==> flow/design.v <==
`timescale 1ns / 1ps
module catTrap(Clk, Reset, Down_b, hCount, vCount, rgb, bright, Block_col, Block_row);
	input	Clk, Reset, Down_b;
	input [7:0] Block_col, Block_row;
	reg btn_flag;
	integer i, j;
	reg [6:0] state;
	input [9:0] hCount, vCount;
	reg [83:0] board_map;    
	output reg [11:0] rgb;
	input bright;
	reg [1:0] cat_flag;
	reg [2:0] block_col;
  reg [2:0] block_row;
	reg [2:0] cat_col;
	reg [2:0] cat_row;
	localparam
		START =    7'b1000000,
		PLAY =   7'b0100000,
		GAMEOVER =   7'b0010000,
		GAMEWIN =  7'b0001000,
	WHITE = 12'b1111_1111_1111;
	parameter GRAY = 12'b1010_1010_1010;
	parameter BLACK = 12'b0000_0000_0000;
	parameter RED = 12'b1111_0000_0000;
	parameter ORANGE = 12'b1111_1000_0000;
	parameter GREEN = 12'b0000_1111_0000;
	wire [11:0] color [0:3];
	wire inbound;
	wire box00, box01, box02, box03, box04, box05, box06;
	wire box10, box11, box12, box13, box14, box15, box16;
	wire box20, box21, box22, box23, box24, box25, box26;
	wire box30, box31, box32, box33, box34, box35, box36;
	wire box40, box41, box42, box43, box44, box45, box46;
	wire box50, box51, box52, box53, box54, box55, box56;
	assign color[0] = WHITE;
	assign color[1] = GRAY;
	assign color[2] = ORANGE;
	assign color[3] = BLACK;
	always@ (*)
	begin
    	if(~bright )	 
			rgb = BLACK;
		else if (inbound)
		begin
			if(box00)
				rgb = color[board_map[70 +: 2]];
			else if (box01)
				rgb = color[board_map[72 +: 2]];
			else if (box02)
				rgb = color[board_map[74 +: 2]];
			else if (box03)
				rgb = color[board_map[76 +: 2]];
			else if (box04)
				rgb = color[board_map[78 +: 2]];
			else if (box05)
				rgb = color[board_map[80 +: 2]];
			else if (box06)
				rgb = color[board_map[82 +: 2]];
			else if (box10)
				rgb = color[board_map[56 +: 2]];
			else if (box11)
				rgb = color[board_map[58 +: 2]];
			else if (box12)
				rgb = color[board_map[60 +: 2]];
			else if (box13)
				rgb = color[board_map[62 +: 2]];
			else if (box14)
				rgb = color[board_map[64 +: 2]];
			else if (box15)
				rgb = color[board_map[66 +: 2]];
			else if (box16)
				rgb = color[board_map[68 +: 2]];
			else if (box20)
				rgb = color[board_map[42 +: 2]];
			else if (box21)
				rgb = color[board_map[44 +: 2]];
			else if (box22)
				rgb = color[board_map[46 +: 2]];
			else if (box23)
				rgb = color[board_map[48 +: 2]];
			else if (box24)
				rgb = color[board_map[50 +: 2]];
			else if (box25)
				rgb = color[board_map[52 +: 2]];
			else if (box26)
				rgb = color[board_map[54 +: 2]];
			else if (box30)
				rgb = color[board_map[28 +: 2]];
			else if (box31)
				rgb = color[board_map[30 +: 2]];
			else if (box32)
				rgb = color[board_map[32 +: 2]];
			else if (box33)
				rgb = color[board_map[34 +: 2]];
			else if (box34)
				rgb = color[board_map[36 +: 2]];
			else if (box35)
				rgb = color[board_map[38 +: 2]];
			else if (box36)
				rgb = color[board_map[40 +: 2]];
			else if (box40)
				rgb = color[board_map[14 +: 2]];
			else if (box41)
				rgb = color[board_map[16 +: 2]];
			else if (box42)
				rgb = color[board_map[18 +: 2]];
			else if (box43)
				rgb = color[board_map[20 +: 2]];
			else if (box44)
				rgb = color[board_map[22 +: 2]];
			else if (box45)
				rgb = color[board_map[24 +: 2]];
			else if (box46)
				rgb = color[board_map[26 +: 2]];
			else if (box50)
				rgb = color[board_map[0 +: 2]];
			else if (box51)
				rgb = color[board_map[2 +: 2]];
			else if (box52)
				rgb = color[board_map[4 +: 2]];
			else if (box53)
				rgb = color[board_map[6 +: 2]];
			else if (box54)
				rgb = color[board_map[8 +: 2]];
			else if (box55)
				rgb = color[board_map[10 +: 2]];
			else if (box56)
				rgb = color[board_map[12 +: 2]];
			else
				rgb = 12'b0000_0111_1111;
		end
		else
		begin
			if (state == GAMEOVER)
				rgb = RED;
			else if (state == GAMEWIN)
				rgb = GREEN;
			else if (state == START)
			     rgb = ORANGE;
			else
				rgb = 12'b1010_1111_1111;
	     end
	end
	assign inbound = ((hCount >= 190)&&(hCount <= 550)&&(vCount >= 140)&&(vCount <= 450));
	assign box00 = ((hCount >= 200)&&(hCount <= 250)&&(vCount >= 150)&&(vCount <= 200));
	assign box01 = ((hCount >= 250)&&(hCount <= 300)&&(vCount >= 150)&&(vCount <= 200));
	assign box02 = ((hCount >= 300)&&(hCount <= 350)&&(vCount >= 150)&&(vCount <= 200));
	assign box03 = ((hCount >= 350)&&(hCount <= 400)&&(vCount >= 150)&&(vCount <= 200));
	assign box04 = ((hCount >= 400)&&(hCount <= 450)&&(vCount >= 150)&&(vCount <= 200));
	assign box05 = ((hCount >= 450)&&(hCount <= 500)&&(vCount >= 150)&&(vCount <= 200));
	assign box06 = ((hCount >= 500)&&(hCount <= 550)&&(vCount >= 150)&&(vCount <= 200));
	assign box10 = ((hCount >= 200)&&(hCount <= 250)&&(vCount >= 200)&&(vCount <= 250));
	assign box11 = ((hCount >= 250)&&(hCount <= 300)&&(vCount >= 200)&&(vCount <= 250));
	assign box12 = ((hCount >= 300)&&(hCount <= 350)&&(vCount >= 200)&&(vCount <= 250));
	assign box13 = ((hCount >= 350)&&(hCount <= 400)&&(vCount >= 200)&&(vCount <= 250));
	assign box14 = ((hCount >= 400)&&(hCount <= 450)&&(vCount >= 200)&&(vCount <= 250));
	assign box15 = ((hCount >= 450)&&(hCount <= 500)&&(vCount >= 200)&&(vCount <= 250));
	assign box16 = ((hCount >= 500)&&(hCount <= 550)&&(vCount >= 200)&&(vCount <= 250));
	assign box20 = ((hCount >= 200)&&(hCount <= 250)&&(vCount >= 250)&&(vCount <= 300));
	assign box21 = ((hCount >= 250)&&(hCount <= 300)&&(vCount >= 250)&&(vCount <= 300));
	assign box22 = ((hCount >= 300)&&(hCount <= 350)&&(vCount >= 250)&&(vCount <= 300));
	assign box23 = ((hCount >= 350)&&(hCount <= 400)&&(vCount >= 250)&&(vCount <= 300));
	assign box24 = ((hCount >= 400)&&(hCount <= 450)&&(vCount >= 250)&&(vCount <= 300));
	assign box25 = ((hCount >= 450)&&(hCount <= 500)&&(vCount >= 250)&&(vCount <= 300));
	assign box26 = ((hCount >= 500)&&(hCount <= 550)&&(vCount >= 250)&&(vCount <= 300));
	assign box30 = ((hCount >= 200)&&(hCount <= 250)&&(vCount >= 300)&&(vCount <= 350));
	assign box31 = ((hCount >= 250)&&(hCount <= 300)&&(vCount >= 300)&&(vCount <= 350));
	assign box32 = ((hCount >= 300)&&(hCount <= 350)&&(vCount >= 300)&&(vCount <= 350));
	assign box33 = ((hCount >= 350)&&(hCount <= 400)&&(vCount >= 300)&&(vCount <= 350));
	assign box34 = ((hCount >= 400)&&(hCount <= 450)&&(vCount >= 300)&&(vCount <= 350));
	assign box35 = ((hCount >= 450)&&(hCount <= 500)&&(vCount >= 300)&&(vCount <= 350));
	assign box36 = ((hCount >= 500)&&(hCount <= 550)&&(vCount >= 300)&&(vCount <= 350));
	assign box40 = ((hCount >= 200)&&(hCount <= 250)&&(vCount >= 350)&&(vCount <= 400));
	assign box41 = ((hCount >= 250)&&(hCount <= 300)&&(vCount >= 350)&&(vCount <= 400));
	assign box42 = ((hCount >= 300)&&(hCount <= 350)&&(vCount >= 350)&&(vCount <= 400));
	assign box43 = ((hCount >= 350)&&(hCount <= 400)&&(vCount >= 350)&&(vCount <= 400));
	assign box44 = ((hCount >= 400)&&(hCount <= 450)&&(vCount >= 350)&&(vCount <= 400));
	assign box45 = ((hCount >= 450)&&(hCount <= 500)&&(vCount >= 350)&&(vCount <= 400));
	assign box46 = ((hCount >= 500)&&(hCount <= 550)&&(vCount >= 350)&&(vCount <= 400));
	assign box50 = ((hCount >= 200)&&(hCount <= 250)&&(vCount >= 400)&&(vCount <= 450));
	assign box51 = ((hCount >= 250)&&(hCount <= 300)&&(vCount >= 400)&&(vCount <= 450));
	assign box52 = ((hCount >= 300)&&(hCount <= 350)&&(vCount >= 400)&&(vCount <= 450));
	assign box53 = ((hCount >= 350)&&(hCount <= 400)&&(vCount >= 400)&&(vCount <= 450));
	assign box54 = ((hCount >= 400)&&(hCount <= 450)&&(vCount >= 400)&&(vCount <= 450));
	assign box55 = ((hCount >= 450)&&(hCount <= 500)&&(vCount >= 400)&&(vCount <= 450));
	assign box56 = ((hCount >= 500)&&(hCount <= 550)&&(vCount >= 400)&&(vCount <= 450));
	reg [83:0] next_map;
	reg [6:0] next_state;
	reg [2:0] next_cat_col;
	reg [2:0] next_cat_row;
	always @ (*)
	begin
		next_state = state;
		next_cat_col = cat_col;
		next_cat_row = cat_row;
		block_row = 3'b000;
		block_col = 3'b000;
		cat_flag = 1;
		for (i = 0; i < 6; i = i + 1)
			for (j = 0; j < 7; j = j + 1)
				next_map[2*((i)*7+(j)) +: 2] = board_map[2*((i)*7+(j)) +: 2];
			case(state)
				START:
				begin
						if (Down_b)
							begin
								 next_state = PLAY;
							end
				end
				PLAY:
				begin
	        if (Down_b)
	            begin
	            case(Block_row)
	               8'b00000000: block_row = 3'b000;
	               8'b00000001: block_row = 3'b001;
	               8'b00000010: block_row = 3'b010;
	               8'b00000100: block_row = 3'b011;
	               8'b00001000: block_row = 3'b100;
	               8'b00010000: block_row = 3'b101;
	               8'b00100000: block_row = 3'b110;
	               8'b01000000: block_row = 3'b111;
	               default: block_row = 3'b000;
	              endcase
	              case(Block_col)
	               8'b00000000: block_col = 3'b000;
	               8'b00000001: block_col = 3'b001;
	               8'b00000010: block_col = 3'b010;
	               8'b00000100: block_col = 3'b011;
	               8'b00001000: block_col = 3'b100;
	               8'b00010000: block_col = 3'b101;
	               8'b00100000: block_col = 3'b110;
	               8'b01000000: block_col = 3'b111;
	               default: block_col = 3'b000;
	              endcase
                    if ((block_row <= 3'd5)&&(block_col <= 3'd6))
                      next_map[2*((block_row)*7+(block_col)) +: 2] = 3;
                    cat_flag = 1;
                    if ((next_map[2*((next_cat_row+1)*7+(next_cat_col)) +: 2] != 3)&&(cat_flag==1))
                      begin
                        next_map[2*((next_cat_row+1)*7+(next_cat_col)) +: 2] = 2;
                        next_map[2*((next_cat_row)*7+(next_cat_col)) +: 2] = 0;
                        next_cat_row = next_cat_row + 1;
                        cat_flag = 0;
                      end
                    else if ((next_map[2*((next_cat_row)*7+(next_cat_col+1)) +: 2] != 3)&&(cat_flag==1))
                      begin
                        next_map[2*((next_cat_row)*7+(next_cat_col+1)) +: 2] = 2;
                        next_map[2*((next_cat_row)*7+(next_cat_col)) +: 2] = 0;
                        next_cat_col = next_cat_col + 1;
                        cat_flag = 0;
                      end
                    else if ((next_map[2*((next_cat_row-1)*7+(next_cat_col)) +: 2] != 3)&&(cat_flag==1))
                      begin
                        next_map[2*((next_cat_row-1)*7+(next_cat_col)) +: 2] = 2;
                        next_map[2*((next_cat_row)*7+(next_cat_col)) +: 2] = 0;
                        next_cat_row = next_cat_row - 1;
                        cat_flag = 0;
                      end
                    else if ((next_map[2*((next_cat_row)*7+(next_cat_col-1)) +: 2] != 3)&&(cat_flag==1))
                      begin
                        next_map[2*((next_cat_row)*7+(next_cat_col-1)) +: 2] = 2;
                        next_map[2*((next_cat_row)*7+(next_cat_col)) +: 2] = 0;
                        next_cat_col = next_cat_col - 1;
                        cat_flag = 0;
                      end
                    else
                      next_state = GAMEWIN;
	            end
								 if ((next_cat_row > 4)||(next_cat_col > 5)||(next_cat_col < 1)||(next_cat_row < 1))
									 next_state = GAMEOVER;
	           end
				GAMEOVER:
				begin
	      end
				GAMEWIN:
				begin
	      end
				default: ;
		  endcase
	end
	always @ (posedge Clk, posedge Reset)
	begin
		if(Reset)
		begin
			state <= START;
			cat_col <= 3'd3;
			cat_row <= 3'd3;
			for (i = 0; i < 6; i = i + 1)
				for (j = 0; j < 7; j = j + 1)
					board_map[2*((i)*7+(j)) +: 2] <= ((i + j) % 2 == 1) ? 2'd1 : 2'd0;
			board_map[48 +: 2] <= 2;  
		end
		else
		begin
			state <= next_state;
			cat_col <= next_cat_col;
			cat_row <= next_cat_row;
			for (i = 0; i < 6; i = i + 1)
				for (j = 0; j < 7; j = j + 1)
					board_map[2*((i)*7+(j)) +: 2] <= next_map[2*((i)*7+(j)) +: 2];
	   end 
    end
endmodule
Reports on catTrap
Tool output for the design above, in the order of the flow.
Line numbers count from 1 in the design file above.
Operators carry their Yosys type and port widths (W data, S select, Z words).
A cell with -- has no value.

inputs
  top module = catTrap
  clock = Clk
  cell library = sky130hd
  corner = tt_025C_1v80

After elaboration
Yosys after proc, flatten, opt, wreduce and memory -nomap, before mapping. Memory bits, and registers merged into a memory's read port (data or address), are not among the register bits. Print and check cells are not counted. Equal cells are merged and count once.

bit counts
  cells after elaboration = 1104
  register bits = 97
  input port bits = 40
  output and inout port bits = 12

operators by class
  multipliers = 4
  eq/ne operators = 400
  multiplexer cells = 499
  reductions and logical operators = 149
  shift-type cells = 4
  add/subtract/negate cells = 10
  order comparisons = 34

operator list
  cell                     number
  $pmux W12 S4             42
  $eq A31 B5 Y1 const B    64
  $eq A31 B6 Y1 const B    40
  $eq A31 B4 Y1 const B    32
  $mux W2                  378
  $mux W84                 7
  $mux W12                 46
  $eq A31 B3 Y1 const B    16
  $shiftx A84 B32 Y2       4
  $eq A31 B2 Y1 const B    8
  $eq A7 B5 Y1 const B     33
  $logic_not A32 Y1        6
  $eq A2 B2 Y1 const B     84
  $eq A7 B6 Y1 const B     21
  $eq A31 B1 Y1 const B    4
  $eq A7 B4 Y1 const B     17
  $mul A32 B3 Y31 const B  1
  $logic_and A1 B1 Y1      95
  $le A10 B9 Y1 const B    9
  $eq A2 B1 Y1 const B     42
  $logic_not A2 Y1         42
  $ge A10 B9 Y1 const B    8
  $ge A10 B8 Y1 const B    7
  $add A31 B3 Y31          2
  $add A31 B31 Y31         2
  $eq A7 B3 Y1 const B     8
  $mux W7                  7
  $mux W3                  15

Not listed: further kinds 29, cells in them 60.

Longest topological paths
Longest topological path by Yosys (ltp), each cell counted once; first at word level (registers and memories cut), then after technology mapping (sequential cells cut; the memories' decode and read muxes count).

logic depth
  word-level depth = 48
  ABC_AREA = 0
  mapped depth = 30
  mapped depth without buffers = 26

Synthesis result
Source: synth_stat.txt of the flow (Yosys; design flattened, memories mapped). It holds for the ABC_AREA given above (unset counts as 0); a run with the other value may have another netlist.
Totals and module areas in this step are rounded.

mapped netlist
  buffer cells = 188
  standard cells after synthesis = 2524
  sequential area = 2390 µm²
  mapped area = 16600 µm²
  flip-flops = 94

cell types
  cell type                  number  area in all (µm²)
  sky130_fd_sc_hd__dfrtp_1   67      1.68E+03
  sky130_fd_sc_hd__a21oi_1   309     1.55E+03
  sky130_fd_sc_hd__nand2_1   340     1.28E+03
  sky130_fd_sc_hd__o21ai_0   199     995.955
  sky130_fd_sc_hd__nor2_1    254     953.414
  sky130_fd_sc_hd__ha_1      70      875.84
  sky130_fd_sc_hd__dfstp_2   27      709.43
  sky130_fd_sc_hd__nand3_1   116     580.557
  sky130_fd_sc_hd__a31oi_1   81      506.736
  sky130_fd_sc_hd__nor3_1    95      475.456
  sky130_fd_sc_hd__clkbuf_1  120     450.432
  sky130_fd_sc_hd__a211oi_1  46      345.331
  sky130_fd_sc_hd__fa_1      17      340.326
  sky130_fd_sc_hd__o211ai_1  45      337.824
  sky130_fd_sc_hd__xnor2_1   31      271.51
  sky130_fd_sc_hd__a21o_1    29      217.709
  sky130_fd_sc_hd__inv_1     58      217.709
  sky130_fd_sc_hd__xor2_1    24      210.202

Other cell types: 90; their cells: 596.

Timing after synthesis
OpenSTA on the mapped netlist: ideal clock, no wires. The path of least setup slack (recovery checks aside). Input and output delay are each 20% of the period. Register names are those of the netlist, which keeps one name where synthesis merged equal registers.

path after synthesis
  kind = input-to-reg
  start point = input Block_row[6]
  end point = register board_map[71]
  input delay = 2.000 ns
  arrival time = 8.222 ns
  data required time = 9.870 ns
  period = 10.0 ns
  slack = 1.648 ns
  path buffers = 5
  stages = 25
  delay of the path = 6.352 ns
  period reached after synthesis = 8.352 ns

"delay of the path" = arrival - input delay + setup time.
"stages": output pins that drive a net of the path, with the launching flip-flop's if there is one; two outputs of one cell count as two.
"period reached after synthesis" = period - worst setup slack (recovery checks aside). The figure is calculated, with input and output delays left at 20% of the set period.
Between the ends stands the longest chain of elaborated cells between them, by number of cells; it is not shown to be the way that was timed. Of several equally long chains one is given.
Each line given opens the expression or statement behind the cell; cells for indexed reads and writes are added by Yosys, which also makes memories of some case tables.

between the ends, after synthesis
  cells stage by stage = sky130_fd_sc_hd__buf_2 > sky130_fd_sc_hd__nor4b_1 > sky130_fd_sc_hd__a211oi_2 > sky130_fd_sc_hd__nor4_1 > sky130_fd_sc_hd__inv_1 > sky130_fd_sc_hd__fa_1 > sky130_fd_sc_hd__fa_1 > sky130_fd_sc_hd__fa_1 > sky130_fd_sc_hd__nand2b_1 > sky130_fd_sc_hd__o2bb2ai_1 > sky130_fd_sc_hd__xor2_1 > sky130_fd_sc_hd__buf_2 > sky130_fd_sc_hd__nand3_2 > sky130_fd_sc_hd__o31ai_1 > sky130_fd_sc_hd__mux2i_1 > sky130_fd_sc_hd__o2111a_1 > sky130_fd_sc_hd__o41ai_1 > sky130_fd_sc_hd__and3_1 > sky130_fd_sc_hd__buf_2 > sky130_fd_sc_hd__nand2_1 > sky130_fd_sc_hd__buf_2 > sky130_fd_sc_hd__clkbuf_1 > sky130_fd_sc_hd__a211o_1 > sky130_fd_sc_hd__a31oi_1 > sky130_fd_sc_hd__o21ai_1
  cells in the longest elaborated chain = 17
  elaborated cells on any way between the ends = 121
  source lines of those cells = 17
  those cells by class = add/sub: 1; mul: 1; compare: 1; eq/ne: 52; shift: 4; mux: 60; reduce/logical: 2

ends and longest elaborated chain, after synthesis
  what                line  text
  start, declared     4     input [7:0] Block_col, Block_row;
  $eq A8 B7 Y1        215   case(Block_row)
  $pmux W3 S7         215
  $mux W3             213   if (Down_b)
  $mux W3             203   case(state)
  $mul A3 B3 Y6       238   next_map[2*((block_row)*7+(block_col)) +: 2] = 3;
  $add A6 B3 Y7       238
  $logic_not A32 Y1   238
  [... 3 more ...]    --
  $mux W84            203
  $shiftx A84 B32 Y2  261   else if ((next_map[2*((next_cat_row)*7+(next_cat_col-1)) +: 2] != 3)&&(cat_flag==1))
  $ne A2 B2 Y1        261
  $mux W84            261
  $mux W84            254   else if ((next_map[2*((next_cat_row-1)*7+(next_cat_col)) +: 2] != 3)&&(cat_flag==1))
  $mux W84            247   else if ((next_map[2*((next_cat_row)*7+(next_cat_col+1)) +: 2] != 3)&&(cat_flag==1))
  $mux W84            240   if ((next_map[2*((next_cat_row+1)*7+(next_cat_col)) +: 2] != 3)&&(cat_flag==1))
  end, assigned       292   board_map[2*((i)*7+(j)) +: 2] <= ((i + j) % 2 == 1) ? 2'd1 : 2'd0;
  end, assigned       302   board_map[2*((i)*7+(j)) +: 2] <= next_map[2*((i)*7+(j)) +: 2];
  end, declared       9     reg [83:0] board_map;

Path in the finished layout
Path of least setup slack in the final report of job 2 (OpenROAD, finished layout, wires in). Where an end is a register, its clock arrival counts in the times.

path post-layout
  kind = input-to-reg
  start point = input Block_row[6]
  end point = register board_map[75]
  data required time = 10.31 ns
  stages = 23
  arrival time = 9.65 ns
  input delay = 2.00 ns
  period = 10.0 ns
  path buffers = 2
  slack = 0.66 ns

Between the ends stands the longest chain of elaborated cells between them, by number of cells; it is not shown to be the way that was timed. Of several equally long chains one is given.

between the ends, post-layout
  cells stage by stage = sky130_fd_sc_hd__clkdlybuf4s50_1 > sky130_fd_sc_hd__nor4b_1 > sky130_fd_sc_hd__a211oi_2 > sky130_fd_sc_hd__nor4_1 > sky130_fd_sc_hd__inv_1 > sky130_fd_sc_hd__fa_1 > sky130_fd_sc_hd__fa_1 > sky130_fd_sc_hd__fa_1 > sky130_fd_sc_hd__nand2b_1 > sky130_fd_sc_hd__o2bb2ai_1 > sky130_fd_sc_hd__xnor2_1 > sky130_fd_sc_hd__nor3_1 > sky130_fd_sc_hd__and3_1 > sky130_fd_sc_hd__o21ai_0 > sky130_fd_sc_hd__a22oi_1 > sky130_fd_sc_hd__a41oi_1 > sky130_fd_sc_hd__a2111oi_4 > sky130_fd_sc_hd__buf_4 > sky130_fd_sc_hd__nor3_1 > sky130_fd_sc_hd__a21oi_1 > sky130_fd_sc_hd__a221oi_1 > sky130_fd_sc_hd__a21oi_1 > sky130_fd_sc_hd__o21ai_0
  cells in the longest elaborated chain = 17
  elaborated cells on any way between the ends = 121
  source lines of those cells = 17
  those cells by class = add/sub: 1; mul: 1; compare: 1; eq/ne: 52; shift: 4; mux: 60; reduce/logical: 2

ends and longest elaborated chain, post-layout
  what                line  text
  start, declared     4     input [7:0] Block_col, Block_row;
  $eq A8 B7 Y1        215   case(Block_row)
  $pmux W3 S7         215
  $mux W3             213   if (Down_b)
  $mux W3             203   case(state)
  $mul A3 B3 Y6       238   next_map[2*((block_row)*7+(block_col)) +: 2] = 3;
  $add A6 B3 Y7       238
  $logic_not A32 Y1   238
  [... 3 more ...]    --
  $mux W84            203
  $shiftx A84 B32 Y2  261   else if ((next_map[2*((next_cat_row)*7+(next_cat_col-1)) +: 2] != 3)&&(cat_flag==1))
  $ne A2 B2 Y1        261
  $mux W84            261
  $mux W84            254   else if ((next_map[2*((next_cat_row-1)*7+(next_cat_col)) +: 2] != 3)&&(cat_flag==1))
  $mux W84            247   else if ((next_map[2*((next_cat_row)*7+(next_cat_col+1)) +: 2] != 3)&&(cat_flag==1))
  $mux W84            240   if ((next_map[2*((next_cat_row+1)*7+(next_cat_col)) +: 2] != 3)&&(cat_flag==1))
  end, assigned       292   board_map[2*((i)*7+(j)) +: 2] <= ((i + j) % 2 == 1) ? 2'd1 : 2'd0;
  end, assigned       302   board_map[2*((i)*7+(j)) +: 2] <= next_map[2*((i)*7+(j)) +: 2];
  end, declared       9     reg [83:0] board_map;

Subject: catTrap on sky130hd, stored results

Hello all,

catTrap through Yosys and OpenROAD on sky130hd: 3 stored runs, unordered, with their settings and measured results. The constraints put input and output delay at 20% of the set period each and load the outputs with 0.01 pF.
"clock period achieved" = clock period - worst setup slack. The figure is calculated, with input and output delays left at 20% of the set period.
"allowed time less slack (worst setup path)" = time allowed to the worst setup path (clock period - input delay - output delay, where it has them) - its slack; a late launch clock adds to it, a late capture clock takes from it.
The measured numbers are rounded.
A setting shown as . is not set for that run.
A result given as . is not shown for that run.

setting or result                                job 1  job 2         job 3
CAP_MARGIN                                       40     0             20
CELL_PAD_IN_SITES_DETAIL_PLACEMENT               0      .             .
CORE_ASPECT_RATIO                                0.7    .             .
CORE_UTILIZATION                                 21     30            30
CTS_CLUSTER_DIAMETER                             379    .             .
CTS_CLUSTER_SIZE                                 55     15            .
MIN_ROUTING_LAYER                                met2   .             .
PLACE_DENSITY_LB_ADDON                           0.04   .             .
SETUP_SLACK_MARGIN                               0.81   .             1.21
SLEW_MARGIN                                      10     20            20
period_ns                                        6.2    10.0          9.63
CORE_MARGIN                                      2      2             2
total negative slack (ns)                        .      0.000         0.000
synthesis area (µm²)                             .      16600         16600
final design utilization                         .      0.335         0.353
worst hold slack in the final report (ns)        .      0.516         0.520
clock period achieved (ns)                       .      9.342         8.304
area inside the die boundary (µm²)               .      57300         57300
allowed time less slack (worst setup path) (ns)  .      7.34          4.45
type of the worst setup path                     .      input-to-reg  input-to-output
smallest setup slack (ns)                        .      0.658         1.33

Job 1: not finished: routing ended with error GRT-0116

Thanks
